==> flow/design.v <==
module top_level(f1,f2,p,in_1,in_2,out,clk,clk2);
input [7:0]in_1, in_2;
input clk;
input clk2;
input [15:0]p;   
input [15:0]f1,f2;  
output [15:0]out;
wire [15:0]a,b;
wire [15:0]r1,r2,r3,r4,r5;
convert inst_1(.float(a), .int8(in_1), .clk(clk));  
convert inst_2(.float(b), .int8(in_2), .clk(clk));
mult inst_3(.B(f1), .C(r1), .A(a), .clk(clk));   
mult inst_4(.B(f2), .C(r2), .A(b), .clk(clk));
main_adder inst_5 (.AA(r1), .BB(r2),.clk(clk), .R_add(r3)); 
mux inst_6(.in1(r4), .in2(p), .sel(clk2), .out(r5));  
main_adder inst_7 (.AA(r3), .BB(r5),.clk(clk), .R_add(r4));  
assign out=r4;
endmodule
module convert( float, int8,clk);
input clk;
output [15:0] float;
input [7:0] int8;
reg [4:0] exp;
reg [9:0] mantissa;
integer i;
always @(negedge clk)
begin
if(int8 != 8'b0) 
begin
for(i = 0; i < 8; i = i + 1)
    if(int8[i]) 
      exp = i;
      if(exp < 10)
      mantissa = int8 << (10 - exp);
      else
      mantissa = int8;
      exp = exp + 15;
 end
else begin
 mantissa=0;
exp=0;
    end
end
assign float = {1'b0, exp, mantissa};
endmodule
module mult(B,C, A, clk);
input  [15:0]A;
input clk;
input [15:0]B;
output reg    [15:0]C;
wire          [5:0]e;   
wire           [21:0]m;  
wire            [10:0]A_m;     
wire            [10:0]B_m;     
reg           [4:0]C_e;  
wire            C_sign;  
reg           [9:0]C_m;  
assign C_sign=(A[15]^B[15]); 
assign e[5:0]=(A[14:10]+B[14:10]-4'b1111); 
assign A_m[10:0]={1'b1, A[9:0]};
assign B_m[10:0]={1'b1, B[9:0]};
assign m[21:0]=(A_m[10:0])*(B_m[10:0]);   
always@(posedge clk)
begin
if (A==0)   
  begin
  C<=16'b0;
  end
else begin
    if (m[21]==1'b1) 
    begin
    C_m=m[20:11];
    C_e=e[4:0]+m[21];
    C<={C_sign,C_e[4:0],C_m[9:0]};
    end 
    else begin
    C_m=m[19:10];
    C_e=e[4:0]+m[21];
    C<={C_sign,C_e[4:0],C_m[9:0]};
    end
end
end
endmodule
module main_adder (AA, BB,clk, R_add);
input [15:0] AA, BB; 
input clk;             
output  [15:0] R_add;                
wire [14:0]temp_Sum_M_C; 
wire [13:0]temp_Sub_M_C, temp_lza_count_reg;
wire [15:0]temp_L, temp_S;
compare_adder inst_1  (.C_L(temp_L), .C_S(temp_S), .A(AA), .B(BB),.clk(clk));  
shift_adder inst_2    ( temp_sign, temp_Sum_M_C, temp_Sub_M_C, temp_lza_count_reg, temp_L, temp_S,clk);
adder inst_3          (R_add, temp_L, temp_S, temp_sign, temp_Sum_M_C, temp_Sub_M_C, temp_lza_count_reg,clk );
endmodule
module compare_adder (C_L, C_S, A, B,clk);
input [15:0] A, B;
input clk;
output reg[15:0] C_L, C_S;
always@ (posedge clk)
if (A[14:0]>=B[14:0])
 begin
C_L<=A[15:0]; C_S<=B[15:0];
 end
 else begin
C_L<=B[15:0]; C_S<=A[15:0];
 end
endmodule
module shift_adder ( sign, Sum_M_C, Sub_M_C, lza_count_reg,L, S,clk);
input [15:0] L, S;  
input clk;             
output reg sign;                       
reg [13:0] M_C_L, M_C_S;        
reg [13:0]M_C_Lnew, M_C_Snew;   
output  reg[14:0] Sum_M_C;             
output  reg[13:0] Sub_M_C;            
reg [13:0] Sub_M_CS;                     
output reg [13:0] lza_count_reg;                
reg [4:0] count; 
always@ (*)
begin
M_C_L[13:0]={1'b1, L[9:0], 3'b000};                      
M_C_S[13:0]={1'b1, S[9:0], 3'b000};
sign=L[15];                                              
M_C_Snew[13:0]=M_C_S[13:0]>>(L[14:10]-S[14:10]);         
M_C_Lnew[13:0]=M_C_L[13:0];                              
Sum_M_C[14:0]=M_C_Lnew[13:0]+ M_C_Snew[13:0];            
Sub_M_C[13:0]=M_C_Lnew[13:0]- M_C_Snew[13:0];            
begin 
lza_count_reg=14;                                            
for( count=0; count<14; count=count+1 ) 
if( Sub_M_C[ count ] ) 
lza_count_reg=13-count; 
end 
end
endmodule
module adder(R_add, L, S, sign, Sum_M_C, Sub_M_C,lza_count_reg,clk );
input clk;
input [15:0] L, S;               
input sign;                       
input [14:0] Sum_M_C;             
input [13:0] Sub_M_C;            
reg [13:0] Sub_M_CS;                     
input [13:0] lza_count_reg;                
output reg [15:0] R_add;                
always @(posedge clk)
begin
if (L==0 &  S==0)
  begin
  R_add<=16'b0;
  end
  else begin
if (L[15]^S[15]==0)            
 begin
R_add[15]<=sign;                      
R_add[14:10]<=L[14:10]+Sum_M_C[14];   
 if (Sum_M_C[14]==1)
 begin
 R_add[9:0]<=Sum_M_C[13:4];
 end 
 else begin
 R_add[9:0]<=Sum_M_C[12:3];             
 end
 end 
 else begin                         
R_add[15]<=sign;
R_add[14:10]<=L[14:10]-lza_count_reg;
Sub_M_CS[13:0]=(Sub_M_C[13:0]<<lza_count_reg);
R_add[9:0]<=Sub_M_CS[12:3];          
end
end
end
endmodule
module mux(in1, in2, sel, out);  
input [15:0]in1,in2;
input sel;
output reg [15:0]out;
 always @ (*)  
 begin : MUX        
   if (sel == 1'b0) begin
      out = in1;
   end else begin
       out = in2 ;
   end
end
endmodule  
Hand-over note for top_level

From RTL to reports: top_level

Module top_level before and after one edit of its RTL, step after step.
Lines under "unedited" count in the file above, lines under "edited" in the edited file.
"difference" is "edited" less "unedited", of the values as shown; "relative change" is that difference over "unedited", in percent.
Operators carry their Yosys type and port widths (W data, S select, Z words).
Cell names lack the library's common part.
Not given: n/a

Top: top_level
Clock: clk
Library: sky130hd
Library corner: tt_025C_1v80

Edit of the RTL

Unified diff, file above to edited file.
The edit is scripted: it alters the design's behaviour and was not made to optimise anything.

```diff
@@ -60,5 +60,5 @@
 assign A_m[10:0]={1'b1, A[9:0]};
 assign B_m[10:0]={1'b1, B[9:0]};
-assign m[21:0]=(A_m[10:0])*(B_m[10:0]);   
+assign m[21:0]=(A_m[10:0])+(B_m[10:0]);   
 always@(posedge clk)
 begin
```

Elaborated design

Yosys after proc, flatten, opt, wreduce and memory -nomap, before mapping. Enables and synchronous resets that opt folds into registers are not counted as muxes. Memory bits, and registers merged into a memory's read port (data or address), are not among the register bits. Print and check cells are not counted. Equal cells are merged and count once.

Bit counts:

| item                            | unedited | edited | difference | relative change (%) |
| register bits after elaboration | 158      | 158    | 0          | 0.00 |
| elaborated cells                | 127      | 127    | 0          | 0.00 |

Operators by class:

| item                             | unedited | edited | difference | relative change (%) |
| multiplexer cells                | 61       | 61     | 0          | 0.00 |
| add/subtract/negate cells        | 20       | 22     | +2         | +10.00 |
| shifts and indexed selects       | 6        | 6      | 0          | 0.00 |
| reductions and logical operators | 10       | 10     | 0          | 0.00 |
| order comparisons                | 4        | 4      | 0          | 0.00 |
| bitwise operators                | 6        | 6      | 0          | 0.00 |
| $mul                             | 2        | 0      | -2         | -100.00 |

Operators by type and width:

| operator              | unedited | edited | difference | relative change (%) |
| $add A5 B1 Y5         | 4        | 2      | -2         | -50.00 |
| $mul A11 B11 Y22      | 2        | 0      | -2         | -100.00 |
| $add A11 B11 Y12      | 0        | 2      | +2         | n/a |
| $add A5 B1 Y5 const B | 0        | 2      | +2         | n/a |

Unchanged operator kinds not shown: 24.

Depth

Longest topological path by Yosys (ltp), each cell counted once; first at word level (registers and memories cut), then after technology mapping (sequential cells cut; the memories' decode and read muxes count).

Depth:

| item                          | unedited | edited | difference | relative change (%) |
| depth after elaboration       | 19       | 19     | 0          | 0.00 |
| ABC_AREA                      | 0        | 0      | n/a        | n/a |
| gate-level depth with buffers | 36       | 35     | -1         | -2.78 |
| depth with buffers taken out  | 32       | 32     | 0          | 0.00 |

Synthesis result

Yosys stat after the flow's synthesis: flattened, memories mapped to cells. It holds for the ABC_AREA given above (unset counts as 0); a run with the other value may have another netlist.

Mapped netlist:

| item                            | unedited | edited   | difference | relative change (%) |
| cells in the netlist            | 2,532    | 1,473    | -1,059     | -41.82 |
| buffer cells                    | 110      | 90       | -20        | -18.18 |
| flip-flops                      | 158      | 126      | -32        | -20.25 |
| cell area after synthesis (µm²) | 20,642.3 | 11,606.1 | -9,036.2   | -43.78 |
| area of sequential cells (µm²)  | 3,163.0  | 2,522.4  | -640.6     | -20.25 |

Cells by type:

| type      | unedited | edited | difference | relative change (%) |
| inv_1     | 339      | 86     | -253       | -74.63 |
| fa_1      | 166      | 8      | -158       | -95.18 |
| nand2_1   | 235      | 106    | -129       | -54.89 |
| ha_1      | 226      | 108    | -118       | -52.21 |
| nor2_1    | 181      | 103    | -78        | -43.09 |
| and2_1    | 87       | 14     | -73        | -83.91 |
| a21oi_1   | 144      | 89     | -55        | -38.19 |
| o21ai_0   | 112      | 76     | -36        | -32.14 |
| mux2_2    | 53       | 20     | -33        | -62.26 |
| dfxtp_1   | 158      | 126    | -32        | -20.25 |
| nand3_1   | 34       | 59     | +25        | +73.53 |
| o211ai_1  | 29       | 7      | -22        | -75.86 |
| xnor2_1   | 56       | 35     | -21        | -37.50 |
| a2111o_1  | 1        | 18     | +17        | +1,700.00 |
| xor2_1    | 29       | 13     | -16        | -55.17 |
| a2111oi_0 | 3        | 19     | +16        | +533.33 |
| o31ai_1   | 7        | 22     | +15        | +214.29 |
| and4_1    | 5        | 20     | +15        | +300.00 |

Unchanged cell types not shown: 14.
Not every row of either side is listed.
The figures by module come from a second, unflattened synthesis with its own total; it is not the netlist above.

Second synthesis, totals:

| item                                          | unedited | edited   | difference | relative change (%) |
| cell total of the unflattened synthesis       | 2,548    | 1,580    | -968       | -37.99 |
| area total of the unflattened synthesis (µm²) | 21,712.1 | 13,789.5 | -7,922.6   | -36.49 |

Rows give one instance, submodules left out.

Modules, unedited:

| module        | seq. area (µm²) | cells | area (µm²) | times used |
| mult          | 320.3           | 547   | 4,655.7    | 2 |
| shift_adder   | 0.0             | 308   | 2,183.3    | 2 |
| compare_adder | 640.6           | 121   | 1,524.0    | 2 |
| adder         | 320.3           | 178   | 1,462.7    | 2 |
| convert       | 300.3           | 111   | 905.9      | 2 |
| mux           | 0.0             | 18    | 249.0      | 1 |
| main_adder    | 0.0             | 0     | 0.0        | 2 |
| top_level     | 0.0             | 0     | 0.0        | 1 |

Modules, edited:

| module        | seq. area (µm²) | cells | area (µm²) | times used |
| shift_adder   | 0.0             | 308   | 2,217.1    | 2 |
| compare_adder | 640.6           | 121   | 1,524.0    | 2 |
| adder         | 320.3           | 169   | 1,453.9    | 2 |
| convert       | 300.3           | 111   | 905.9      | 2 |
| mult          | 160.2           | 72    | 669.4      | 2 |
| mux           | 0.0             | 18    | 249.0      | 1 |
| main_adder    | 0.0             | 0     | 0.0        | 2 |
| top_level     | 0.0             | 0     | 0.0        | 1 |

Measured runs

Runs of the flow (Yosys, OpenROAD) on both versions; the two runs of a pair have the same settings. The constraints put input and output delay at 20% of the set period each and load the outputs with 0.01 pF.

Settings, set A:
period_ns: 13.5
CAP_MARGIN: 20
CORE_MARGIN: 2
CORE_UTILIZATION: 40
SLEW_MARGIN: 20

Results, set A:

| item                                  | unedited | edited   | difference | relative change (%) |
| cell area after synthesis (µm²)       | 20,642.3 | 11,606.1 | -9,036.2   | -43.78 |
| utilization (%)                       | 45.1     | 46.8     | +1.7       | n/a |
| final worst hold slack (ps)           | 425      | 473      | +48        | n/a |
| total negative slack (ps)             | 0        | 0        | 0          | n/a |
| standard-cell area after layout (µm²) | 23,098.4 | 13,386.6 | -9,711.8   | -42.05 |
| setup slack of the critical path (ps) | 238      | 1,484    | +1,246     | n/a |
| total die area (µm²)                  | 53,439.6 | 30,394.4 | -23,045.2  | -43.12 |

Settings, set B:
CORE_UTILIZATION: 19
GPL_ROUTABILITY_DRIVEN: 0
period_ns: 16.6
CAP_MARGIN: 20
CORE_MARGIN: 2
SLEW_MARGIN: 20

Results, set B:

| item                                  | unedited  | edited   | difference | relative change (%) |
| cell area after synthesis (µm²)       | 20,642.3  | 11,606.1 | -9,036.2   | -43.78 |
| utilization (%)                       | 22.0      | 22.9     | +0.9       | n/a |
| final worst hold slack (ps)           | 448       | 441      | -7         | n/a |
| total negative slack (ps)             | 0         | 0        | 0          | n/a |
| standard-cell area after layout (µm²) | 23,583.9  | 13,805.7 | -9,778.2   | -41.46 |
| setup slack of the critical path (ps) | 814       | 1,990    | +1,176     | n/a |
| total die area (µm²)                  | 111,296.0 | 63,078.8 | -48,217.2  | -43.32 |

End of note.
